==> flow/design.v <==
module rgb2hsv(
        input clock,
        input reset_n,
        input in_valid,
        input [7:0] in_red,
        input [7:0] in_green,
        input [7:0] in_blue,
        input in_visual,
        input in_done,
        output out_valid,
        output [7:0] out_red,
        output [7:0] out_green,
        output [7:0] out_blue,
        output [7:0] out_hue,
        output [7:0] out_saturation,
        output [7:0] out_brightness,
        output out_visual,
        output out_done
    );
    reg valid1;
    reg [7:0] red1;
    reg [7:0] green1;
    reg [7:0] blue1;
    reg visual1;
    reg done1;
    reg [7:0] max_value1;
    reg [1:0] max_index1;
    reg [7:0] min_value1;
    reg [1:0] min_index1;
    always @(posedge clock)
    begin
        if (reset_n) begin
            valid1 <= in_valid;
            red1[7:0] <= in_red[7:0];
            green1[7:0] <= in_green[7:0];
            blue1[7:0] <= in_blue[7:0];
            visual1 <= in_visual;
            done1 <= in_done;
            if (in_red >= in_green) begin
                if (in_red >= in_blue) begin
                    max_value1[7:0] <= in_red[7:0];
                    max_index1[1:0] <= 1;
                end
                else begin
                    max_value1[7:0] <= in_blue[7:0];
                    max_index1[1:0] <= 3;
                end
            end
            else begin
                if (in_blue >= in_green) begin
                    max_value1[7:0] <= in_blue[7:0];
                    max_index1[1:0] <= 3;
                end
                else begin
                    max_value1[7:0] <= in_green[7:0];
                    max_index1[1:0] <= 2;
                end
            end
            if (in_red < in_green) begin
                if (in_red < in_blue) begin
                    min_value1[7:0] <= in_red[7:0];
                    min_index1[1:0] <= 1;
                end
                else begin
                    min_value1[7:0] <= in_blue[7:0];
                    min_index1[1:0] <= 3;
                end
            end
            else begin
                if (in_blue < in_green) begin
                    min_value1[7:0] <= in_blue[7:0];
                    min_index1[1:0] <= 3;
                end
                else begin
                    min_value1[7:0] <= in_green[7:0];
                    min_index1[1:0] <= 2;
                end
            end
        end 
        else begin
            valid1 <= 1'b0;
            red1[7:0] <= 8'b0;
            green1[7:0] <= 8'b0;
            blue1[7:0] <= 8'b0;
            visual1 <= 1'b0;
            done1 <= 1'b0;
            max_value1[7:0] <= 8'd0;
            max_index1[1:0] <= 2'd0; 
            min_value1[7:0] <= 8'd0; 
            min_index1[1:0] <= 2'd0;
        end
    end
    reg valid2;
    reg [7:0] red2;
    reg [7:0] green2;
    reg [7:0] blue2;
    reg visual2;
    reg done2;
    reg [7:0] dif2;
    reg [7:0] max_value2;
    reg [1:0] max_index2;
    reg [7:0] min_value2;
    reg [1:0] min_index2;
    always @(posedge clock)
    begin
        if (reset_n) begin
            valid2 <= valid1;
            red2[7:0] <= red1[7:0];
            green2[7:0] <= green1[7:0];
            blue2[7:0] <= blue1[7:0];
            visual2 <= visual1;
            done2 <= done1;
            dif2[7:0] <= max_value1[7:0] - min_value1[7:0];
            max_value2[7:0] <= max_value1[7:0];
            max_index2[1:0] <= max_index1[1:0];
            min_value2[7:0] <= min_value1[7:0];
            min_index2[1:0] <= min_index1[1:0];
        end 
        else begin
            valid2 <= 1'b0;
            red2[7:0] <= 8'b0;
            green2[7:0] <= 8'b0;
            blue2[7:0] <= 8'b0;
            visual2 <= 1'b0;
            done2 <= 1'b0;
            dif2[7:0] <= 8'd0;
            max_value2[7:0] <= 8'd0;
            max_index2[1:0] <= 2'd0;
            min_value2[7:0] <= 8'd0; 
            min_index2[1:0] <= 2'd0;
        end
    end
    reg valid3;
    reg [7:0] red3;
    reg [7:0] green3;
    reg [7:0] blue3;
    reg visual3;
    reg done3;
    reg [11:0] hue3;
    reg [7:0] dif3;
    reg [7:0] max_value3;
    reg [1:0] max_index3;
    reg [7:0] min_value3;
    reg [1:0] min_index3;
    always @(posedge clock)
    begin
        if (reset_n) begin
            valid3 <= valid2;
            red3[7:0] <= red2[7:0];
            green3[7:0] <= green2[7:0];
            blue3[7:0] <= blue2[7:0];
            visual3 <= visual2;
            done3 <= done2;
            dif3[7:0] <= dif2[7:0];
            max_value3[7:0] <= max_value2[7:0];
            max_index3[1:0] <= max_index2[1:0];
            min_value3[7:0] <= min_value2[7:0];
            min_index3[1:0] <= min_index2[1:0];
            if (dif2 > 0) begin
                if (max_index2 == 1) begin
                    if (green2 < blue2) begin
                        hue3[11:0] <= ((blue2 - green2) << 4);
                    end
                    else begin
                        hue3[11:0] <= ((green2 - blue2) << 4);
                    end
                end
                if (max_index2 == 2) begin
                    if (blue2 < red2) begin
                        hue3[11:0] <= ((red2 - blue2) << 4);
                    end
                    else begin
                        hue3[11:0] <= ((blue2 - red2) << 4);
                    end
                end
                if (max_index2 == 3) begin
                    if (red2 < green2) begin
                        hue3[11:0] <= ((green2 - red2) << 4);
                    end
                    else begin
                        hue3[11:0] <= ((red2 - green2) << 4);
                    end
                end
            end
            else begin
                hue3[11:0] <= 12'd0;             
            end
        end
        else begin
            valid3 <= 1'b0;
            red3[7:0] <= 8'b0;
            green3[7:0] <= 8'b0;
            blue3[7:0] <= 8'b0;
            visual3 <= 1'b0;
            done3 <= 1'b0;
            hue3[11:0] <= 12'd0;
            dif3[7:0] <= 8'd0;
            max_value3[7:0] <= 8'd0;
            max_index3[1:0] <= 2'd0;
            min_value3[7:0] <= 8'd0;
            min_index3[1:0] <= 2'd0;
        end
    end
    reg valid4;
    reg [7:0] red4;
    reg [7:0] green4;
    reg [7:0] blue4;
    reg visual4;
    reg done4;
    reg [11:0] hue4;
    reg [7:0] dif4;
    reg [7:0] max_value4;
    reg [1:0] max_index4;
    always @(posedge clock)
    begin
        if (reset_n) begin
            valid4 <= valid3;
            red4[7:0] <= red3[7:0];
            green4[7:0] <= green3[7:0];
            blue4[7:0] <= blue3[7:0];
            visual4 <= visual3;
            done4 <= done3;          
            dif4[7:0] <= dif3[7:0];
            max_value4[7:0] <= max_value3[7:0];
            max_index4 <= max_index3;
            hue4[11:0] <= (hue3 / dif3);
        end
        else begin
            valid4 <= 1'b0;
            red4[7:0] <= 8'b0;
            green4[7:0] <= 8'b0;
            blue4[7:0] <= 8'b0;
            visual4 <= 1'b0;
            done4 <= 1'b0;
            hue4[11:0] <= 12'd0;
            dif4[7:0] <= 8'd0;
            max_value4 <= 8'd0;
            max_index4[1:0] <= 2'd0;
        end
    end
    reg valid5;
    reg [7:0] red5;
    reg [7:0] green5;
    reg [7:0] blue5;
    reg visual5;
    reg done5;
    reg [11:0] hue5;
    reg [7:0] dif5;
    reg [7:0] max_value5;
    always @(posedge clock)
    begin
        if (reset_n) begin
            valid5 <= valid4;
            red5[7:0] <= red4[7:0];
            green5[7:0] <= green4[7:0];
            blue5[7:0] <= blue4[7:0];
            visual5 <= visual4;
            done5 <= done4;
            dif5[7:0] <= dif4[7:0];
            max_value5[7:0] <= max_value4[7:0];
            if (dif4 > 0) begin
                if (max_index4 == 1) begin
                    if (green4 < blue4) begin
                        hue5[11:0] <= 96 - hue4;
                    end
                    else begin
                        hue5[11:0] <= 0 + hue4;
                    end
                end
                if (max_index4 == 2) begin
                    if (blue4 < red4) begin
                        hue5[11:0] <= 32 - hue4;
                    end
                    else begin
                        hue5[11:0] <= 32 + hue4;
                    end
                end
                if (max_index4 == 3) begin
                    if (red4 < green4) begin
                        hue5[11:0] <= 64 - hue4;
                    end
                    else begin
                        hue5[11:0] <= 64 + hue4;
                    end
                end
            end
            else begin
                hue5[11:0] <= 12'd0;             
            end
        end
        else begin
            valid5 <= 1'b0;
            red5[7:0] <= 8'b0;
            green5[7:0] <= 8'b0;
            blue5[7:0] <= 8'b0;
            visual5 <= 1'b0;
            done5 <= 1'b0;
            dif5[7:0] <= 8'd0;
            max_value5[7:0] <= 8'd0;
            hue5[11:0] <= 12'd0;
        end
    end
    reg valid;
    reg [7:0] red;
    reg [7:0] green;
    reg [7:0] blue;
    reg visual;
    reg done;
    reg [18:0] hue;
    reg [7:0] saturation;
    reg [7:0] max_value;
    always @(posedge clock)
    begin
        if (reset_n) begin
            valid <= valid5;
            red[7:0] <= red5[7:0];
            green[7:0] <= green5[7:0];
            blue[7:0] <= blue5[7:0];
            visual <= visual5;
            done <= done5;
            max_value[7:0] <= max_value5[7:0];
            hue[18:0] <= (85 * hue5);
            if (max_value5 == 0) begin
                saturation[7:0] <= 8'd0;
            end
            else begin
                saturation[7:0] <= 255 * dif5 / max_value5;
            end
        end
        else begin 
            valid <= 1'b0;
            red[7:0] <= 8'b0;
            green[7:0] <= 8'b0;
            blue[7:0] <= 8'b0;
            visual <= 1'b0;
            done <= 1'b0;
            max_value[7:0] <= 8'd0;
            hue[18:0] <= 19'd0;
            saturation [7:0] <= 8'd0;
        end
    end
    assign out_valid = valid;
    assign out_red[7:0] = red[7:0];
    assign out_green[7:0] = green[7:0];  
    assign out_blue[7:0] = blue[7:0];
    assign out_hue[7:0] = hue[12:5];
    assign out_saturation[7:0] = saturation[7:0];
    assign out_brightness[7:0] = max_value[7:0];
    assign out_visual = visual;
    assign out_done = done;
endmodule
==> Step by step through the tools: rgb2hsv <==
Tool output for the design above, in the order of the flow.
Lines are those of the file above, counted from 1.
Operators: Yosys type, input widths -> output width; for muxes data width and select width s.
Cell names lack the library's common part.
{ "design": {"design": "rgb2hsv", "clk_port": "clock", "library": "sky130hd", "pvt_corner": "tt_025C_1v80"} }

==> Word-level counts <==
Source: Yosys, flattened and elaborated, memories not mapped. Widths are those after wreduce. Registers that Yosys merges into a memory's read port (data or address) are not register bits. Print and check cells do not count. Equal cells are merged and count once.
{ "bits": {"ff_bits": 315, "input_bits": 29, "output_inout_bits": 51, "wordCells": 120} }
{ "op_classes": {"addsub": 12, "n_mul": 2, "div_mod_pow": 2, "cmp": 14, "eq_ne": 6, "muxes": 21, "n_logic": 1, "n_reduce_logical": 6} }
{ "ops": {"columns": ["cell", "n"], "rows": [
  ["$div 32x8->32", 1],
  ["$mux 12", 12],
  ["$mul 8x8->16 const A", 1],
  ["$div 12x8->12", 1],
  ["$mul 7x12->13 const A", 1],
  ["$lt 8x8->1", 9],
  ["$sub 8x8->8", 7],
  ["$mux 8", 6],
  ["$sub 7x12->12 const A", 2],
  ["$ge 8x8->1", 3],
  ["$gt 8x1->1 const B", 2],
  ["$add 6x12->12 const A", 1],
  ["$sub 6x12->12 const A", 1],
  ["$add 7x12->12 const A", 1],
  ["$eq 2x2->1 const B", 4],
  ["$logic_not 8->1", 1],
  ["$reduce_bool 3->1", 2],
  ["$eq 2x1->1 const B", 2],
  ["$reduce_and 2->1", 2],
  ["$mux 2", 2],
  ["$reduce_or 2->1", 1],
  ["$not 1->1", 1],
  ["$mux 1", 1]
]} }

==> Longest topological paths <==
Longest topological path by Yosys (ltp), each cell counted once; first at word level (registers and memories cut), then after technology mapping (sequential cells cut; the memories' decode and read muxes count).
{ "depth": {"word_depth": 5, "ABC_AREA": 0, "ltp_mapped": 428, "mapped_depth_nobuf": 403} }

==> Synthesis result <==
Yosys stat after the flow's synthesis: flattened, memories mapped to cells. It holds for the ABC_AREA given above (unset counts as 0); a run with the other value may have another netlist.
{ "types": {"columns": ["cell_type", "n", "type_area_um2"], "rows": [
  ["dfxtp_1", 306, 6.13E+03],
  ["ha_1", 459, 5.74E+03],
  ["nor2_1", 455, 1.71E+03],
  ["o21a_1", 215, 1.61E+03],
  ["nor3_1", 272, 1.36E+03],
  ["and2_1", 198, 1.24E+03],
  ["nand2_1", 324, 1.22E+03],
  ["a21oi_1", 239, 1.2E+03],
  ["xnor2_1", 135, 1.18E+03],
  ["inv_1", 267, 1E+03],
  ["o21ai_0", 186, 930.893],
  ["fa_1", 43, 860.826],
  ["mux2_2", 74, 833.299],
  ["o31ai_1", 91, 683.155],
  ["a21o_1", 88, 660.634],
  ["xor2_1", 67, 586.813],
  ["mux2i_1", 56, 560.538],
  ["nand3_1", 86, 430.413]
]} }
Other cell types: 123; their cells: 1114.
{ "mapped": {"cell_count": 4675, "area_um2": 36228.5, "seq_area_um2": 6125.9, "flip_flops": 306} }

==> Worst setup path after synthesis <==
OpenSTA on the mapped netlist: ideal clock, no wires. The path of least setup slack (recovery checks aside). Input and output delay are each 20% of the period. Register names are those of the netlist, which keeps one name where synthesis merged equal registers.
{ "synth_path": {"path_type": "reg2reg", "startpoint": "reg max_value5[0]", "endpoint": "reg saturation[0]", "period_ns": 80.0, "setup_time_ns": 0.141, "t_arrival_ns": 79.021, "setup_slack_ns": 0.838, "path_delay_ns": 79.162, "stages": 394, "synth_period_reached_ns": 79.162} }
"path_delay_ns" is the arrival time less input delay plus setup time.
"stages": output pins that drive a net of the path, with the launching flip-flop's if there is one; two outputs of one cell count as two.
"synth_period_reached_ns" is the clock period less the worst setup slack; recovery checks do not enter. This is arithmetic on one report: input and output delays are still those of the set period (20% each).
At most two assigning lines are given for a register; there are more.
{ "synth_between": {"cell_sequence": "dfxtp_1 inv_1 ha_1 o21a_1 o21ai_0 nor2_1 ha_1 o211ai_1 a211oi_2 a21oi_1 ha_1 or3_1 o22ai_1 mux2_2 ha_1 a21o_1 o2111ai_1 nand2_1 [358 not listed] clkbuf_1 nor2_1 a21oi_1 ha_1 a21oi_1 nor2b_1 o21ai_0 nand2b_1 a21oi_1 nor2b_1 o21ai_0 nand2b_1 a221oi_1 o2111ai_1 nor2_1 o2111ai_1 a2111oi_1 a41oi_1", "cells_between": 3, "cone_lines": 2} }
{ "synth_lines": {"columns": ["item", "line_no", "text"], "rows": [
  ["start: declaration", 249, "reg [7:0] max_value5;"],
  ["start: assignment", 260, "max_value5[7:0] <= max_value4[7:0];"],
  ["start: assignment", 299, "max_value5[7:0] <= 8'd0;"],
  ["end: assignment", 324, "saturation[7:0] <= 8'd0;"],
  ["end: assignment", 327, "saturation[7:0] <= 255 * dif5 / max_value5;"],
  ["end: declaration", 310, "reg [7:0] saturation;"]
]} }
Chain of elaborated cells between the ends: none given.

==> Worst path after layout <==
From the final timing report of job 1: the path of least setup slack in the routed layout; clock arrival at registers is part of the times.
{ "layout_path": {"path_type": "reg2reg", "startpoint": "reg max_value5[6]", "endpoint": "reg saturation[0]", "period_ns": 76.2, "setup_time_ns": 0.15, "t_arrival_ns": 72.47, "setup_slack_ns": 4.16, "stages": 377} }
At most two assigning lines are given for a register; there are more.
{ "layout_between": {"cell_sequence": "dfxtp_2 or4_4 nor3_4 o21ai_2 nor2_1 ha_1 o211ai_1 a211oi_2 nor2_1 a21oi_2 ha_2 o21a_1 o22ai_2 mux2_2 ha_1 a21o_1 o21a_1 or3_1 [341 not listed] nand3_4 nor2_1 a21oi_1 ha_1 a21oi_1 nor2b_1 o21ai_0 nand2b_1 a21oi_1 nor2b_1 o21ai_0 nand2b_1 a221oi_2 o2111ai_1 nor2_1 o2111ai_1 a2111oi_2 a41oi_1", "cells_between": 3, "cone_lines": 2} }
{ "layout_lines": {"columns": ["item", "line_no", "text"], "rows": [
  ["start: declaration", 249, "reg [7:0] max_value5;"],
  ["start: assignment", 260, "max_value5[7:0] <= max_value4[7:0];"],
  ["start: assignment", 299, "max_value5[7:0] <= 8'd0;"],
  ["end: assignment", 324, "saturation[7:0] <= 8'd0;"],
  ["end: assignment", 327, "saturation[7:0] <= 255 * dif5 / max_value5;"],
  ["end: declaration", 310, "reg [7:0] saturation;"]
]} }
Chain of elaborated cells between the ends: none given.

Subject: rgb2hsv on sky130hd, stored results

Hello all,

Settings and measured results of 3 stored flow runs for module rgb2hsv (sky130hd), not sorted in any way. The constraints put input and output delay at 20% of the set period each and load the outputs with 0.01 pF.
"achieved clock period (ns)": clock period set for the run, less the worst setup slack. It is reckoned from that one timing run; input and output delays stay at 20% of the period that was set.
By "worst setup path time (ns)" is meant the share of the clock period that the worst setup path is allowed (20% is reserved at inputs, 20% at outputs), minus its slack. Clock arrival times at its registers enter into it.

settings of job 1
{
  "CORE_UTILIZATION": 28,
  "period_ns": 76.2,
  "CAP_MARGIN": 20,
  "CORE_MARGIN": 2,
  "SLEW_MARGIN": 20
}
report of job 1
yosys chip area after synthesis (um^2): 36228.5
finish__design__die__area: 132281.0
finish__design__instance__utilization: 0.3326
finish__timing__setup__ws: 4.164
finish__timing__setup__tns: 0.000
achieved clock period (ns): 72.036
worst setup path time (ns): 72.04
worst setup path kind: reg2reg

settings of job 2
{
  "CAP_MARGIN": 15,
  "CELL_PAD_IN_SITES_GLOBAL_PLACEMENT": 3,
  "CORE_MARGIN": 8,
  "CORE_UTILIZATION": 46,
  "CTS_CLUSTER_DIAMETER": 359,
  "CTS_CLUSTER_SIZE": 14,
  "GPL_ROUTABILITY_DRIVEN": 0,
  "GPL_TIMING_DRIVEN": 0,
  "MIN_ROUTING_LAYER": "met2",
  "SETUP_SLACK_MARGIN": 5.0,
  "SLEW_MARGIN": 35,
  "period_ns": 49.5
}
report of job 2: did not finish, place, GPL-0301

settings of job 3
{
  "ABC_AREA": 1,
  "CAP_MARGIN": 30,
  "CELL_PAD_IN_SITES_GLOBAL_PLACEMENT": 3,
  "CORE_MARGIN": 8,
  "CORE_UTILIZATION": 46,
  "CTS_CLUSTER_DIAMETER": 359,
  "CTS_CLUSTER_SIZE": 24,
  "GPL_ROUTABILITY_DRIVEN": 1,
  "GPL_TIMING_DRIVEN": 0,
  "MIN_ROUTING_LAYER": "met2",
  "PLACE_DENSITY": 0.76,
  "SETUP_SLACK_MARGIN": 5.0,
  "SLEW_MARGIN": 5,
  "period_ns": 49.5
}
report of job 3: did not finish, place, GPL-0301

Thanks
